==> flow/design.v <==
module subbytes#(
    parameter SBOX_WIDTH = 8,
    parameter SBOX_DEPTH = 256,
    parameter DATA_WIDTH = 16
)(
    input clk,
    input reset_n,
    input sbox_valid, 
    input [SBOX_WIDTH-1:0] sbox_out,
    input tvalid,
    input [DATA_WIDTH-1:0] in,       
    output reg valid,
    output reg [DATA_WIDTH-1:0] out       
);
    localparam NUM_BYTES = DATA_WIDTH / 8;
    reg [7:0] index;
    reg sbox_ready;
    reg [7:0] sbox_slice [0:NUM_BYTES-1][0:255];
    integer i;
    genvar g;
    always @(posedge clk or negedge reset_n) begin
        if (!reset_n) begin
            index <= 0;
            sbox_ready <= 0;
        end else if (sbox_valid && !sbox_ready) begin
            index <= index + 1;
            if (index == SBOX_DEPTH - 1) sbox_ready <= 1;
        end
    end
    generate
        for (g = 0; g < NUM_BYTES; g = g + 1) begin : MEM_WRITE
            always @(posedge clk) begin
                if (sbox_valid && !sbox_ready) begin
                    sbox_slice[g][index] <= sbox_out;
                end
            end
        end
    endgenerate
    wire [7:0] ram_read_data [0:NUM_BYTES-1];
    generate
        for (g = 0; g < NUM_BYTES; g = g + 1) begin : MEM_ASYNC_READ
            assign ram_read_data[g] = sbox_slice[g][in[g*8 +: 8]];
        end
    endgenerate
    always @(posedge clk or negedge reset_n) begin
        if (!reset_n) begin
            valid <= 0;
            out <= 0;
        end else begin
            if (tvalid && sbox_ready) valid <= 1;
            else valid <= 0;
            if (tvalid && sbox_ready) begin
                for (i = 0; i < NUM_BYTES; i = i + 1) begin
                    out[i*8 +: 8] <= ram_read_data[i];
                end
            end
        end
    end
endmodule
=== From RTL to reports: subbytes ===
What the tools print for subbytes, step after step.
Line numbers count from 1 in the design file above.
Cell names lack the library's common part.
A cell with -- has no value.

* Top module: subbytes
* Clock: clk
* Library: sky130hd
* Timing corner: tt_025C_1v80

=== Word-level counts ===
Source: Yosys, flattened and elaborated, memories not mapped. Widths are those after wreduce. Registers that Yosys merges into a memory's read port (data or address) are not register bits. Print and check cells do not count.
Memory sizes are those after Yosys's memory passes, which may raise the word count (mostly to a power of two), join words into wider ones and drop unused or constant bits.

* Flip-flop bits (word level): 10
* RAM bits: 4096
* Word width x clocked read ports: 16
* Memory cells: 1
* Elaborated cells: 19

{| class="wikitable"
|+ Memories
! memory !! words !! width !! rd ports !! write ports !! line !! RTL
|-
| sbox_slice || 512 || 8 || 2 || 2 || 18 || <nowiki>reg [7:0] sbox_slice [0:NUM_BYTES-1][0:255];</nowiki>
|}

* Add/sub/neg operators: 3
* Equality and inequality tests: 1
* Muxes and demuxes: 5
* Reduce/logical cells: 6

{| class="wikitable"
|+ Operators with widths
! cell !! number
|-
| adder 9 x 8 -> 9 bit with constant A || 2
|-
| two-way mux 9 bit || 2
|-
| adder 8 x 1 -> 8 bit with constant B || 1
|-
| equality test 8 bit with constant B || 1
|-
| two-way mux 8 bit || 1
|-
| logical NOT 1 bit || 3
|-
| logical AND 1 bit || 2
|-
| AND reduction 2 bit || 1
|-
| two-way mux 1 bit || 2
|}

=== Depth ===
Longest topological path by Yosys (ltp), each cell counted once; first at word level (registers and memories cut), then after technology mapping (sequential cells cut; the memories' decode and read muxes count).

* Word-level depth: 3
* ABC_AREA: 0
* Depth in mapped cells: 13

=== Synthesis result ===
Source: synth_stat.txt of the flow (Yosys; design flattened, memories mapped). It holds for the ABC_AREA given above (unset counts as 0); a run with the other value may have another netlist.
The area totals of this step are shown rounded.

{| class="wikitable"
|+ Cells by type
! cell !! number
|-
| edfxtp_1 || 2048
|-
| mux4_2 || 592
|-
| mux2i_1 || 885
|-
| o22ai_1 || 256
|-
| o221ai_1 || 142
|-
| buf_6 || 106
|-
| nor2_1 || 305
|-
| a221oi_1 || 94
|-
| a21oi_1 || 149
|-
| a211oi_1 || 99
|-
| nand2_1 || 196
|-
| o21ai_0 || 137
|-
| dfrtp_1 || 26
|-
| clkbuf_1 || 168
|-
| buf_4 || 75
|-
| buf_2 || 68
|-
| nand3_1 || 60
|-
| a2111oi_0 || 33
|}

Not listed: further types 52, cells in them 357.

* Cells in the netlist: 5796
* Synthesis area: 98200 sq um
* Area of sequential cells: 62100 sq um
* Flip-flops: 2074

=== Path before layout ===
Path of least setup slack by OpenSTA after synthesis, without wires, with an ideal clock, recovery checks aside; 20% of the period is set as input and as output delay. Where synthesis merged equal registers, the netlist keeps one of their names.

* Kind: input port to flip-flop
* Start point: in in[8]
* End point: reg out[15]
* Period: 10.0 ns
* Input delay: 2.000 ns
* Arrival: 3.963 ns
* Data required time: 9.876 ns
* Slack: 5.913 ns
* Path delay: 2.087 ns
* Stages: 11
* Path buffers: 6
* Period reached after synthesis: 4.087 ns

"path delay" = arrival - input delay + setup time.
"stages": output pins that drive a net of the path, with the launching flip-flop's if there is one; two outputs of one cell count as two.
"period reached after synthesis" is the clock period less the worst setup slack; recovery checks do not enter. This is arithmetic on one report: input and output delays are still those of the set period (20% each).
The rows between start and end are the longest chain of elaborated cells between them; the timing report does not say that the signal goes this way. Where chains are equally long, one stands for them.
A line is the first line of the expression or statement that the cell stems from. Yosys adds cells for indexed reads and writes and turns some case tables into memories.

* Cells stage by stage: buf_4 -> buf_8 -> buf_8 -> buf_6 -> buf_4 -> buf_4 -> mux2i_1 -> o22ai_1 -> o41ai_1 -> nor4_1 -> a211o_1
* Length of the longest elaborated chain: 1

{| class="wikitable"
|+ RTL lines, path post-synthesis
! element !! line !! RTL
|-
| start: declaration || 11 || <nowiki>input [DATA_WIDTH-1:0] in,</nowiki>
|-
| adder 9 x 8 -> 9 bit || 42 || <nowiki>assign ram_read_data[g] = sbox_slice[g][in[g*8 +: 8]];</nowiki>
|-
| end: declaration || 13 || <nowiki>output reg [DATA_WIDTH-1:0] out</nowiki>
|}

=== Timing after layout ===
Path of least setup slack in the final report of job 1 (OpenROAD, finished layout, wires in). Where an end is a register, its clock arrival counts in the times.

* Kind: input port to flip-flop
* Start point: in in[13]
* End point: reg out[11]
* Period: 5.84 ns
* Input delay: 1.17 ns
* Arrival: 5.29 ns
* Data required time: 6.60 ns
* Slack: 1.31 ns
* Stages: 9
* Path buffers: 3

The rows between start and end are the longest chain of elaborated cells between them; the timing report does not say that the signal goes this way. Where chains are equally long, one stands for them.

* Cells stage by stage: clkdlybuf4s50_1 -> nor2b_1 -> nand2b_1 -> a2111oi_0 -> buf_4 -> or4_1 -> nor4_2 -> buf_4 -> a211o_1
* Length of the longest elaborated chain: 1

{| class="wikitable"
|+ RTL lines, path after layout
! element !! line !! RTL
|-
| start: declaration || 11 || <nowiki>input [DATA_WIDTH-1:0] in,</nowiki>
|-
| adder 9 x 8 -> 9 bit || 42 || <nowiki>assign ram_read_data[g] = sbox_slice[g][in[g*8 +: 8]];</nowiki>
|-
| end: declaration || 13 || <nowiki>output reg [DATA_WIDTH-1:0] out</nowiki>
|}

--- measured runs ---
Measured results for subbytes: 6 stored runs of the Yosys and OpenROAD flow on sky130hd. The settings differ; the order carries no meaning. The constraints put input and output delay at 20% of the set period each and load the outputs with 0.01 pF.
By "clock period achieved" is meant the clock period of the run minus its worst setup slack. This is arithmetic on one report: input and output delays are still those of the set period (20% each).
By "worst path time" is meant the share of the clock period that the worst setup path is allowed (20% is reserved at inputs, 20% at outputs), minus its slack. Clock arrival times at its registers enter into it.
By "total power after layout" is meant OpenSTA's value without simulated activity: inputs other than the clock are taken to toggle once in ten clock periods, and the tool carries that through the logic.
Measured values are rounded.

=== Job 1 ===
{| class="wikitable"
! Setting !! Value
|-
| CORE_UTILIZATION || 15
|-
| PLACE_DENSITY || 0.6
|-
| period_ns || 5.84
|-
| CAP_MARGIN || 20
|-
| CORE_MARGIN || 2
|-
| SLEW_MARGIN || 20
|-
! Result !! Value
|-
| Total power after layout || 33.6 mW
|-
| Yosys chip area after synthesis || 98200 sq um
|-
| Utilization in the final report || 0.178
|-
| Worst path time || 3.36 ns
|-
| Type of the worst setup path || input port to flip-flop
|-
| Standard-cell area after routing || 116000 sq um
|-
| Setup TNS || 0.000 ns
|-
| Worst slack on setup checks || 1.31 ns
|-
| Clock period achieved || 4.530 ns
|-
| Die outline area || 661000 sq um
|}

=== Job 2 ===
{| class="wikitable"
! Setting !! Value
|-
| CAP_MARGIN || 40
|-
| CELL_PAD_IN_SITES_GLOBAL_PLACEMENT || 1
|-
| CORE_MARGIN || 9
|-
| CORE_UTILIZATION || 21
|-
| CTS_CLUSTER_DIAMETER || 148
|-
| CTS_CLUSTER_SIZE || 59
|-
| GPL_ROUTABILITY_DRIVEN || 1
|-
| MIN_ROUTING_LAYER || met1
|-
| PLACE_DENSITY_LB_ADDON || 0.15
|-
| period_ns || 6.57
|-
| SLEW_MARGIN || 20
|-
! Result !! Value
|-
| Total power after layout || 24.8 mW
|-
| Yosys chip area after synthesis || 98200 sq um
|-
| Utilization in the final report || 0.239
|-
| Worst path time || 3.20 ns
|-
| Type of the worst setup path || input port to flip-flop
|-
| Standard-cell area after routing || 111000 sq um
|-
| Setup TNS || 0.000 ns
|-
| Worst slack on setup checks || 2.05 ns
|-
| Clock period achieved || 4.517 ns
|-
| Die outline area || 493000 sq um
|}

=== Job 3 ===
{| class="wikitable"
! Setting !! Value
|-
| ABC_AREA || 1
|-
| CAP_MARGIN || 0
|-
| CELL_PAD_IN_SITES_GLOBAL_PLACEMENT || 2
|-
| CORE_ASPECT_RATIO || 1.3
|-
| CORE_MARGIN || 6
|-
| CORE_UTILIZATION || 30
|-
| CTS_CLUSTER_DIAMETER || 333
|-
| CTS_CLUSTER_SIZE || 41
|-
| GPL_ROUTABILITY_DRIVEN || 1
|-
| GPL_TIMING_DRIVEN || 1
|-
| MAX_ROUTING_LAYER || met5
|-
| MIN_ROUTING_LAYER || met1
|-
| SETUP_SLACK_MARGIN || 0.45
|-
| SLEW_MARGIN || 25
|-
| TNS_END_PERCENT || 40
|-
| period_ns || 8.61
|-
! Result !! Value
|-
| Total power after layout || 18.2 mW
|-
| Yosys chip area after synthesis || 105000 sq um
|-
| Utilization in the final report || 0.318
|-
| Worst path time || 3.39 ns
|-
| Type of the worst setup path || input port to flip-flop
|-
| Standard-cell area after routing || 110000 sq um
|-
| Setup TNS || 0.000 ns
|-
| Worst slack on setup checks || 3.49 ns
|-
| Clock period achieved || 5.116 ns
|-
| Die outline area || 363000 sq um
|}

=== Job 4 ===
{| class="wikitable"
! Setting !! Value
|-
| CAP_MARGIN || 25
|-
| CELL_PAD_IN_SITES_GLOBAL_PLACEMENT || 0
|-
| CORE_ASPECT_RATIO || 1.3
|-
| CORE_MARGIN || 6
|-
| CORE_UTILIZATION || 30
|-
| CTS_CLUSTER_DIAMETER || 333
|-
| CTS_CLUSTER_SIZE || 99
|-
| GPL_ROUTABILITY_DRIVEN || 0
|-
| GPL_TIMING_DRIVEN || 1
|-
| MAX_ROUTING_LAYER || met4
|-
| MIN_ROUTING_LAYER || met1
|-
| SETUP_SLACK_MARGIN || 0.45
|-
| SLEW_MARGIN || 5
|-
| period_ns || 8.61
|-
! Result !! Value
|-
| Total power after layout || 16.9 mW
|-
| Yosys chip area after synthesis || 98200 sq um
|-
| Utilization in the final report || 0.318
|-
| Worst path time || 3.44 ns
|-
| Type of the worst setup path || input port to flip-flop
|-
| Standard-cell area after routing || 104000 sq um
|-
| Setup TNS || 0.000 ns
|-
| Worst slack on setup checks || 3.45 ns
|-
| Clock period achieved || 5.158 ns
|-
| Die outline area || 341000 sq um
|}

=== Job 5 ===
{| class="wikitable"
! Setting !! Value
|-
| CAP_MARGIN || 25
|-
| CELL_PAD_IN_SITES_GLOBAL_PLACEMENT || 0
|-
| CORE_ASPECT_RATIO || 0.8
|-
| CORE_MARGIN || 6
|-
| CORE_UTILIZATION || 30
|-
| CTS_CLUSTER_SIZE || 65
|-
| GPL_TIMING_DRIVEN || 1
|-
| MAX_ROUTING_LAYER || met5
|-
| MIN_ROUTING_LAYER || met1
|-
| SETUP_SLACK_MARGIN || 0.45
|-
| SLEW_MARGIN || 35
|-
| period_ns || 8.61
|-
! Result !! Value
|-
| Total power after layout || 22.8 mW
|-
| Yosys chip area after synthesis || 98200 sq um
|-
| Utilization in the final report || 0.338
|-
| Worst path time || 3.45 ns
|-
| Type of the worst setup path || input port to flip-flop
|-
| Standard-cell area after routing || 110000 sq um
|-
| Setup TNS || 0.000 ns
|-
| Worst slack on setup checks || 3.44 ns
|-
| Clock period achieved || 5.172 ns
|-
| Die outline area || 341000 sq um
|}

=== Job 6 ===
{| class="wikitable"
! Setting !! Value
|-
| CAP_MARGIN || 25
|-
| CORE_ASPECT_RATIO || 0.73
|-
| CORE_UTILIZATION || 30
|-
| CTS_CLUSTER_DIAMETER || 303
|-
| HOLD_SLACK_MARGIN || 0.04
|-
| MAX_ROUTING_LAYER || met5
|-
| PLACE_DENSITY_LB_ADDON || 0.0
|-
| TNS_END_PERCENT || 40
|-
| period_ns || 3.4
|-
| CORE_MARGIN || 2
|-
| SLEW_MARGIN || 20
|-
! Result !! Value
|-
| Total power after layout || 62.2 mW
|-
| Yosys chip area after synthesis || 98200 sq um
|-
| Utilization in the final report || 0.373
|-
| Worst path time || 2.78 ns
|-
| Type of the worst setup path || input port to flip-flop
|-
| Standard-cell area after routing || 122000 sq um
|-
| Setup TNS || -0.125 ns
|-
| Worst slack on setup checks || -0.064 ns
|-
| Clock period achieved || 3.464 ns
|-
| Die outline area || 332000 sq um
|}
--- end ---
